==> flow/design.v <==
module day07p1_top ( 
    input logic clk_i,
    input logic rst_ni,
    input logic valid_i,
    input logic field_i,
    input logic eol_i,
    output logic [15:0] result_o,
    output logic ready_o
);
typedef enum logic [2:0] { 
    Start,
    InitialTachyon,
    ProcessTachyon,
    IdleSplitter,
    ProcessSplitter
} state_t;
state_t state_q, state_d;
logic eol_q, eol_d;
logic field_q, field_d;
logic [15:0] beam_splits_q, beam_splits_d;
logic [7:0] board_width_q, board_width_d;
logic [7:0] index_q, index_d;
logic [149:0] current_state_q, current_state_d;
logic [149:0] next_state_q, next_state_d;
always_comb begin
    state_d = state_q;
    eol_d = eol_q;
    field_d = field_q;
    beam_splits_d = beam_splits_q;
    board_width_d = board_width_q;
    index_d = index_q;
    current_state_d = current_state_q;
    next_state_d = next_state_q;
    case(state_q)
        Start: begin
            state_d = InitialTachyon;
        end
        InitialTachyon, IdleSplitter: begin
            if (valid_i == 1'b1) begin
                state_d = (state_q == InitialTachyon ? ProcessTachyon : ProcessSplitter);
                field_d = eol_i == 1'b0 ? field_i : 1'b0;
                eol_d = eol_i;
            end
        end
        ProcessTachyon: begin
            if(field_q == 1'b1) begin
                current_state_d = current_state_q + (150'b1 << board_width_q);
            end
            if(eol_q == 1'b1) begin
                state_d = IdleSplitter;
            end else begin
                state_d = InitialTachyon;
                board_width_d = board_width_q + 1;
            end
        end
        ProcessSplitter: begin
            if (eol_q == 1'b1) begin
                index_d = 8'b0;
                current_state_d = next_state_q;
                next_state_d = 150'b0;
            end else begin
                if((((current_state_q & (150'b1 << index_q) ) >> index_q ) & ({149'b0, field_q})) == 150'b1) begin
                    if(index_q == 8'b0) begin
                        next_state_d = next_state_q | 150'b10;
                    end else if(index_q == (board_width_q - 1)) begin
                        next_state_d = next_state_q | 150'b10;
                    end else begin
                        next_state_d = next_state_q | (150'b101 << (index_q - 1));
                    end
                    beam_splits_d = beam_splits_q + 1;
                end else if(((current_state_q & (150'b1 << index_q)) >> index_q) == 150'b1) begin
                    next_state_d = next_state_q | (150'b1 << index_q);
                end
                index_d = index_q + 8'b1;
            end
            state_d = IdleSplitter;
        end
        default: begin
            state_d = Start;
            field_d = 1'b0;
            eol_d = 1'b0;
            beam_splits_d = 16'b0;
            board_width_d = 8'b0;
            index_d = 8'b0;
            current_state_d = 150'b0;
            next_state_d = 150'b0;
        end
    endcase
end
always_ff @( posedge clk_i, negedge rst_ni ) begin
    if(rst_ni == 1'b0) begin
        state_q <= Start;
        field_q <= 1'b0;
        eol_q <= 1'b0;
        beam_splits_q <= 16'b0;
        board_width_q <= 8'b0;
        index_q <= 8'b0;
        current_state_q <= 150'b0;
        next_state_q <= 150'b0;
    end else begin
        state_q <= state_d;
        field_q <= field_d;
        eol_q <= eol_d;
        beam_splits_q <= beam_splits_d;
        board_width_q <= board_width_d;
        index_q <= index_d;
        current_state_q <= current_state_d;
        next_state_q <= next_state_d;
    end
end
assign result_o = beam_splits_q;
assign ready_o = (state_q == InitialTachyon || state_q == IdleSplitter);
endmodule
Appendix: tool output

Tool chain data of day07p1_top
Tool output for the design above before and after an edit, in the order of the flow.
Lines under "original" count in the file above, lines under "edited" in the edited file.
"change" is "edited" less "original", of the values as shown; "relative change" is that difference over "original", in percent.
Library cell names are shortened.
The mark -- stands for no value.
- design top: day07p1_top
- clock: clk_i
- cell library: sky130hd
- corner: tt_025C_1v80

Diff
Unified diff, file above to edited file.
The edit is scripted: it alters the design's behaviour and was not made to optimise anything.
begin of diff
@@ -19,5 +19,5 @@
 logic field_q, field_d;
 logic [15:0] beam_splits_q, beam_splits_d;
-logic [7:0] board_width_q, board_width_d;
+logic [11:0] board_width_q, board_width_d;
 logic [7:0] index_q, index_d;
 logic [149:0] current_state_q, current_state_d;
end of diff

After elaboration
Counts by Yosys on the flattened word-level netlist (proc, flatten, opt, wreduce; memories kept). Register bits leave out memories and registers merged into their read ports (data or address). Print and check cells are left out. Cells with the same type and inputs are merged into one.
- bit counts (element ; original ; edited ; change ; relative change (%)):
    register bits ; 337 ; 341 ; +4 ; +1.19
    bits in latches ; 0 ; 0 ; 0 ; --
    RAM bits ; 0 ; 0 ; 0 ; --
    ROM bits ; 0 ; 0 ; 0 ; --
    clocked read ports x word width ; 0 ; 0 ; 0 ; --
    memories ; 0 ; 0 ; 0 ; --
    bits of input ports ; 5 ; 5 ; 0 ; 0.00
    output and inout port bits ; 17 ; 17 ; 0 ; 0.00
    cells after elaboration ; 82 ; 82 ; 0 ; 0.00
- operators by class (element ; original ; edited ; change ; relative change (%)):
    $add $sub $neg ; 6 ; 6 ; 0 ; 0.00
    $mul ; 0 ; 0 ; 0 ; --
    divide/modulo/power cells ; 0 ; 0 ; 0 ; --
    magnitude comparators ; 0 ; 0 ; 0 ; --
    equal/unequal tests ; 16 ; 16 ; 0 ; 0.00
    shifts and indexed selects ; 4 ; 4 ; 0 ; 0.00
    multiplexer cells ; 25 ; 25 ; 0 ; 0.00
    bitwise logic cells ; 8 ; 8 ; 0 ; 0.00
    reductions and logical operators ; 14 ; 14 ; 0 ; 0.00
- operators with widths (kind ; original ; edited ; change ; relative change (%)):
    8-bit by 1-bit adder with 8-bit output (second input constant) ; 2 ; 1 ; -1 ; -50.00
    8-bit 2-to-1 mux ; 2 ; 1 ; -1 ; -50.00
    8-bit case mux with 2-bit select ; 2 ; 1 ; -1 ; -50.00
    1-bit by 8-bit << shifter with 150-bit output (first input constant) ; 2 ; 1 ; -1 ; -50.00
    8-bit by 1-bit subtractor with 9-bit output (second input constant) ; 2 ; 1 ; -1 ; -50.00
    12-bit by 1-bit adder with 12-bit output (second input constant) ; 0 ; 1 ; +1 ; --
    12-bit 2-to-1 mux ; 0 ; 1 ; +1 ; --
    12-bit case mux with 2-bit select ; 0 ; 1 ; +1 ; --
    1-bit by 12-bit << shifter with 150-bit output (first input constant) ; 0 ; 1 ; +1 ; --
    12-bit by 1-bit subtractor with 13-bit output (second input constant) ; 0 ; 1 ; +1 ; --
    150-bit 2-to-1 mux ; 7 ; 7 ; 0 ; 0.00
    2-bit inequality test (second input constant) ; 6 ; 6 ; 0 ; 0.00
    1-bit inverter ; 4 ; 4 ; 0 ; 0.00
    1-bit 2-to-1 mux ; 3 ; 3 ; 0 ; 0.00
    4-bit inequality test (second input constant) ; 3 ; 3 ; 0 ; 0.00
    2-bit AND reduction ; 3 ; 3 ; 0 ; 0.00
    150-bit by 1-bit equality test with 1-bit output (second input constant) ; 2 ; 2 ; 0 ; 0.00
    3-bit by 2-bit equality test with 1-bit output (second input constant) ; 2 ; 2 ; 0 ; 0.00
    16-bit 2-to-1 mux ; 2 ; 2 ; 0 ; 0.00
    3-bit 2-to-1 mux ; 2 ; 2 ; 0 ; 0.00
    150-bit OR ; 2 ; 2 ; 0 ; 0.00
    1-bit case mux with 2-bit select ; 2 ; 2 ; 0 ; 0.00
    3-bit AND reduction ; 2 ; 2 ; 0 ; 0.00
    3-bit OR reduction ; 2 ; 2 ; 0 ; 0.00
    4-bit OR reduction ; 2 ; 2 ; 0 ; 0.00
    150-bit adder ; 1 ; 1 ; 0 ; 0.00
    16-bit by 1-bit adder with 16-bit output (second input constant) ; 1 ; 1 ; 0 ; 0.00
    150-bit by 1-bit bitwise AND with 150-bit output ; 1 ; 1 ; 0 ; 0.00
Not every row of either side is listed.

Logic depth
Depth = most cells in a row (Yosys ltp): at word level without a register or memory, in the mapped netlist without a sequential cell, where the memories' decode and read muxes count.
- logic depth (element ; original ; edited ; change ; relative change (%)):
    depth in word-level cells ; 8 ; 8 ; 0 ; 0.00
    ABC_AREA ; 0 ; 0 ; -- ; --
    depth in mapped cells ; 27 ; 25 ; -2 ; -7.41
    depth with buffers taken out ; 21 ; 20 ; -1 ; -4.76

Mapped cells and area
Yosys stat after the flow's synthesis: flattened, memories mapped to cells. It holds for the ABC_AREA given above (unset counts as 0); a run with the other value may have another netlist.
- synthesis totals (element ; original ; edited ; change ; relative change (%)):
    standard cells after synthesis ; 4442 ; 4585 ; +143 ; +3.22
    chip area (Yosys) (µm²) ; 32527.4 ; 33315.7 ; +788.3 ; +2.42
    sequential area (µm²) ; 8484.4 ; 8584.5 ; +100.1 ; +1.18
    flip-flop cells ; 339 ; 343 ; +4 ; +1.18
    buffer cells ; 351 ; 404 ; +53 ; +15.10
- cell types (cell type ; original ; edited ; change ; relative change (%)):
    o21ai_0 ; 385 ; 249 ; -136 ; -35.32
    nand3_1 ; 138 ; 234 ; +96 ; +69.57
    o31ai_1 ; 35 ; 119 ; +84 ; +240.00
    clkbuf_1 ; 246 ; 301 ; +55 ; +22.36
    nor2_1 ; 668 ; 716 ; +48 ; +7.19
    a22oi_1 ; 56 ; 19 ; -37 ; -66.07
    a21o_1 ; 64 ; 96 ; +32 ; +50.00
    nand2_1 ; 390 ; 361 ; -29 ; -7.44
    nor3_1 ; 71 ; 96 ; +25 ; +35.21
    o221ai_1 ; 29 ; 7 ; -22 ; -75.86
    nand4_1 ; 138 ; 118 ; -20 ; -14.49
    a21oi_1 ; 472 ; 491 ; +19 ; +4.03
    inv_1 ; 80 ; 63 ; -17 ; -21.25
    o22ai_1 ; 37 ; 20 ; -17 ; -45.95
    or3_1 ; 19 ; 34 ; +15 ; +78.95
    a32o_1 ; 4 ; 19 ; +15 ; +375.00
    buf_4 ; 7 ; 20 ; +13 ; +185.71
    o21bai_1 ; 45 ; 57 ; +12 ; +26.67
Not every row of either side is listed.

Worst setup path after synthesis
OpenSTA on the mapped netlist: ideal clock, no wires. The path of least setup slack (recovery checks aside). Input and output delay are each 20% of the period. Register names are those of the netlist, which keeps one name where synthesis merged equal registers.
- timing post-synthesis (element ; original ; edited ; change ; relative change (%)):
    path type ; flip-flop to flip-flop ; flip-flop to flip-flop ; -- ; --
    start point ; reg index_q[0] ; reg board_width_q[1] ; -- ; --
    end point ; reg beam_splits_q[15] ; reg current_state_q[134] ; -- ; --
    period (ps) ; 6000 ; 6000 ; 0 ; 0.00
    library setup time (ps) ; 118 ; 137 ; +19 ; --
    time at the first pin (ps) ; 0 ; 0 ; 0 ; --
    arrival time (ps) ; 5014 ; 5082 ; +68 ; +1.36
    data required time (ps) ; 5882 ; 5863 ; -19 ; -0.32
    setup slack (ps) ; 867 ; 781 ; -86 ; --
    path delay (ps) ; 5132 ; 5219 ; +87 ; +1.70
    stages ; 24 ; 22 ; -2 ; -8.33
    path buffers ; 9 ; 1 ; -8 ; -88.89
    synthesis period reached (ps) ; 5133 ; 5219 ; +86 ; +1.68
"path delay" is the arrival time less input delay plus setup time.
"stages": output pins that drive a net of the path, with the launching flip-flop's if there is one; two outputs of one cell count as two.
"synthesis period reached" is the clock period less the worst setup slack; recovery checks do not enter. This is arithmetic on one report: input and output delays are still those of the set period (20% each).
Between the ends stands the longest chain of elaborated cells between them, by number of cells; it is not shown to be the way that was timed. Of several equally long chains one is given.
A line is the first line of the expression or statement that the cell stems from. Yosys adds cells for indexed reads and writes and turns some case tables into memories.
Between the ends, post-synthesis, original:
- cells stage by stage: dfrtp_1 buf_2 buf_4 inv_1 buf_2 buf_2 buf_1 buf_1 ha_1 clkbuf_1 clkbuf_1 a41oi_1 a2111o_1 a311o_1 nor4_4 nor2_1 nor4_2 o21ai_2 or2_1 buf_2 nor3_2 nand3_1 xnor2_1 and2b_1
- noted cells in the longest elaborated chain: 8
- noted elaborated cells between the ends (all ways): 10
- those cells by class: 2 x eq/ne; 2 x shift; 3 x mux; 2 x logic; 1 x reduce/logical
- RTL lines, path post-synthesis, original (element ; line ; source):
    start, declared ; 22 ; logic [7:0] index_q, index_d;
    start, assigned ; 97 ; index_q <= 8'b0;
    start, assigned ; 106 ; index_q <= index_d;
    1-bit by 8-bit << shifter with 150-bit output ; 62 ; if((((current_state_q & (150'b1 << index_q) ) >> index_q ) & ({149'b0, field_q})) == 150'b1) begin
    150-bit bitwise AND ; 62 ;
    150-bit by 8-bit >> shifter with 150-bit output ; 62 ;
    150-bit by 1-bit bitwise AND with 150-bit output ; 62 ;
    150-bit by 1-bit equality test with 1-bit output ; 62 ;
    16-bit 2-to-1 mux ; 62 ;
    16-bit 2-to-1 mux ; 57 ; if (eol_q == 1'b1) begin
    16-bit case mux with 2-bit select ; 34 ; case(state_q)
    end, assigned ; 95 ; beam_splits_q <= 16'b0;
    end, assigned ; 104 ; beam_splits_q <= beam_splits_d;
    end, declared ; 20 ; logic [15:0] beam_splits_q, beam_splits_d;
Between the ends, post-synthesis, edited:
- cells stage by stage: dfrtp_1 or4_1 or4_1 clkbuf_1 nor2_1 ha_1 inv_1 fa_1 nand2b_1 a21oi_1 o21ai_0 a21oi_1 o21ai_0 and3_1 o31a_1 o41ai_2 a31o_2 a31oi_1 o21ai_1 mux2i_1 a221oi_1 a21oi_1
- noted cells in the longest elaborated chain: 4
- noted elaborated cells between the ends (all ways): 4
- noted source lines of those cells: 3
- those cells by class: 1 x add/sub; 1 x shift; 2 x mux
- RTL lines, path post-synthesis, edited (element ; line ; source):
    start, declared ; 21 ; logic [11:0] board_width_q, board_width_d;
    start, assigned ; 96 ; board_width_q <= 8'b0;
    start, assigned ; 105 ; board_width_q <= board_width_d;
    1-bit by 12-bit << shifter with 150-bit output ; 47 ; current_state_d = current_state_q + (150'b1 << board_width_q);
    150-bit adder ; 47 ;
    150-bit 2-to-1 mux ; 46 ; if(field_q == 1'b1) begin
    150-bit case mux with 3-bit select ; 34 ; case(state_q)
    end, assigned ; 98 ; current_state_q <= 150'b0;
    end, assigned ; 107 ; current_state_q <= current_state_d;
    end, declared ; 23 ; logic [149:0] current_state_q, current_state_d;

Timing after layout
Path of least setup slack in the final report of each run of set A (OpenROAD, finished layout, wires in). Where an end is a register, its clock arrival counts in the times.
The report prints the path's times to 10 ps; the period is as set.
- timing post-layout (element ; original ; edited ; change ; relative change (%)):
    path type ; flip-flop to flip-flop ; flip-flop to flip-flop ; -- ; --
    start point ; reg index_q[1] ; reg index_q[0] ; -- ; --
    end point ; reg next_state_q[15] ; reg next_state_q[63] ; -- ; --
    period (ps) ; 6000 ; 6000 ; 0 ; 0.00
    library setup time (ps) ; 90 ; 90 ; 0 ; --
    time at the first pin (ps) ; 610 ; 620 ; +10 ; +1.64
    arrival time (ps) ; 6330 ; 6480 ; +150 ; +2.37
    data required time (ps) ; 6520 ; 6510 ; -10 ; -0.15
    setup slack (ps) ; 190 ; 30 ; -160 ; --
    stages ; 20 ; 21 ; +1 ; +5.00
    path buffers ; 3 ; 4 ; +1 ; +33.33
Between the ends stands the longest chain of elaborated cells between them, by number of cells; it is not shown to be the way that was timed. Of several equally long chains one is given.
Between the ends, post-layout, original:
- cells stage by stage: dfrtp_4 inv_2 ha_1 and4b_1 nand2_1 a31oi_1 or4_1 a2111oi_2 buf_4 a2111oi_0 a41oi_1 nand2_1 nand2_1 inv_1 nand2_1 buf_4 nor3_2 buf_4 a22oi_1 o21ai_0
- noted cells in the longest elaborated chain: 8
- noted elaborated cells between the ends (all ways): 22
- those cells by class: 1 x add/sub; 6 x eq/ne; 3 x shift; 6 x mux; 4 x logic; 2 x reduce/logical
- RTL lines, path post-layout, original (element ; line ; source):
    start, declared ; 22 ; logic [7:0] index_q, index_d;
    start, assigned ; 97 ; index_q <= 8'b0;
    start, assigned ; 106 ; index_q <= index_d;
    8-bit by 1-bit subtractor with 9-bit output ; 68 ; next_state_d = next_state_q | (150'b101 << (index_q - 1));
    3-bit by 32-bit << shifter with 150-bit output ; 68 ;
    150-bit OR ; 68 ;
    150-bit 2-to-1 mux ; 65 ; end else if(index_q == (board_width_q - 1)) begin
    150-bit 2-to-1 mux ; 63 ; if(index_q == 8'b0) begin
    150-bit 2-to-1 mux ; 62 ; if((((current_state_q & (150'b1 << index_q) ) >> index_q ) & ({149'b0, field_q})) == 150'b1) begin
    150-bit 2-to-1 mux ; 57 ; if (eol_q == 1'b1) begin
    150-bit case mux with 2-bit select ; 34 ; case(state_q)
    end, assigned ; 99 ; next_state_q <= 150'b0;
    end, assigned ; 108 ; next_state_q <= next_state_d;
    end, declared ; 24 ; logic [149:0] next_state_q, next_state_d;
Between the ends, post-layout, edited:
- cells stage by stage: dfrtp_4 ha_1 ha_1 nor2b_1 and2_1 a22oi_1 nor2_1 a31oi_1 nand4b_1 nand3b_1 a2111oi_1 buf_4 a221oi_1 buf_4 nor4b_2 buf_4 nand2b_1 a31oi_4 and2_1 buf_12 a32o_1
- noted cells in the longest elaborated chain: 8
- noted elaborated cells between the ends (all ways): 22
- those cells by class: 1 x add/sub; 6 x eq/ne; 3 x shift; 6 x mux; 4 x logic; 2 x reduce/logical
- RTL lines, path post-layout, edited (element ; line ; source):
    start, declared ; 22 ; logic [7:0] index_q, index_d;
    start, assigned ; 97 ; index_q <= 8'b0;
    start, assigned ; 106 ; index_q <= index_d;
    8-bit by 1-bit subtractor with 9-bit output ; 68 ; next_state_d = next_state_q | (150'b101 << (index_q - 1));
    3-bit by 32-bit << shifter with 150-bit output ; 68 ;
    150-bit OR ; 68 ;
    150-bit 2-to-1 mux ; 65 ; end else if(index_q == (board_width_q - 1)) begin
    150-bit 2-to-1 mux ; 63 ; if(index_q == 8'b0) begin
    150-bit 2-to-1 mux ; 62 ; if((((current_state_q & (150'b1 << index_q) ) >> index_q ) & ({149'b0, field_q})) == 150'b1) begin
    150-bit 2-to-1 mux ; 57 ; if (eol_q == 1'b1) begin
    150-bit case mux with 2-bit select ; 34 ; case(state_q)
    end, assigned ; 99 ; next_state_q <= 150'b0;
    end, assigned ; 108 ; next_state_q <= next_state_d;
    end, declared ; 24 ; logic [149:0] next_state_q, next_state_d;

Measured runs
Runs of the flow (Yosys, OpenROAD) on both versions; the two runs of a pair have the same settings. The constraints put input and output delay at 20% of the set period each and load the outputs with 0.01 pF.
Flow settings, set A:
- CORE_UTILIZATION at 40
- period_ns at 6.0
- CAP_MARGIN at 20
- CORE_MARGIN at 2
- SLEW_MARGIN: 20
- measured results, set A (element ; original ; edited ; change ; relative change (%)):
    cell area after synthesis (µm²) ; 32527.4 ; 33315.7 ; +788.3 ; +2.42
    area inside the die boundary (µm²) ; 83616.4 ; 85614.8 ; +1998.4 ; +2.39
    standard-cell area of the final layout (µm²) ; 37073.1 ; 38283.0 ; +1209.9 ; +3.26
    final design utilization (%) ; 46.0 ; 46.5 ; +0.5 ; --
    setup slack of the worst path (ps) ; 191 ; 26 ; -165 ; --
    setup TNS (ps) ; 0 ; 0 ; 0 ; --
    power (mW) ; 11.534 ; 11.879 ; +0.345 ; +2.99
    period reached (ps) ; 5809 ; 5974 ; +165 ; +2.84
Flow settings, set B:
- CAP_MARGIN at 40
- CORE_UTILIZATION at 24
- CTS_CLUSTER_SIZE at 74
- GPL_TIMING_DRIVEN at 0
- SETUP_SLACK_MARGIN: -0.25
- SLEW_MARGIN: 15
- period_ns at 4.24
- CORE_MARGIN at 2
- measured results, set B (element ; original ; edited ; change ; relative change (%)):
    cell area after synthesis (µm²) ; 32527.4 ; 33315.7 ; +788.3 ; +2.42
    area inside the die boundary (µm²) ; 138492.0 ; 141812.0 ; +3320.0 ; +2.40
    standard-cell area of the final layout (µm²) ; 45321.0 ; 46926.3 ; +1605.3 ; +3.54
    final design utilization (%) ; 33.6 ; 34.1 ; +0.5 ; --
    setup slack of the worst path (ps) ; -1116 ; -1513 ; -397 ; --
    setup TNS (ps) ; -210119 ; -321328 ; -111209 ; --
    power (mW) ; 19.600 ; 20.661 ; +1.061 ; +5.41
    period reached (ps) ; 5356 ; 5753 ; +397 ; +7.41
By "period reached" is meant the clock period of the run minus its worst setup slack. This is arithmetic on one report: input and output delays are still those of the set period (20% each).
"power": no workload was simulated; the value follows from the tool's default switching activity.
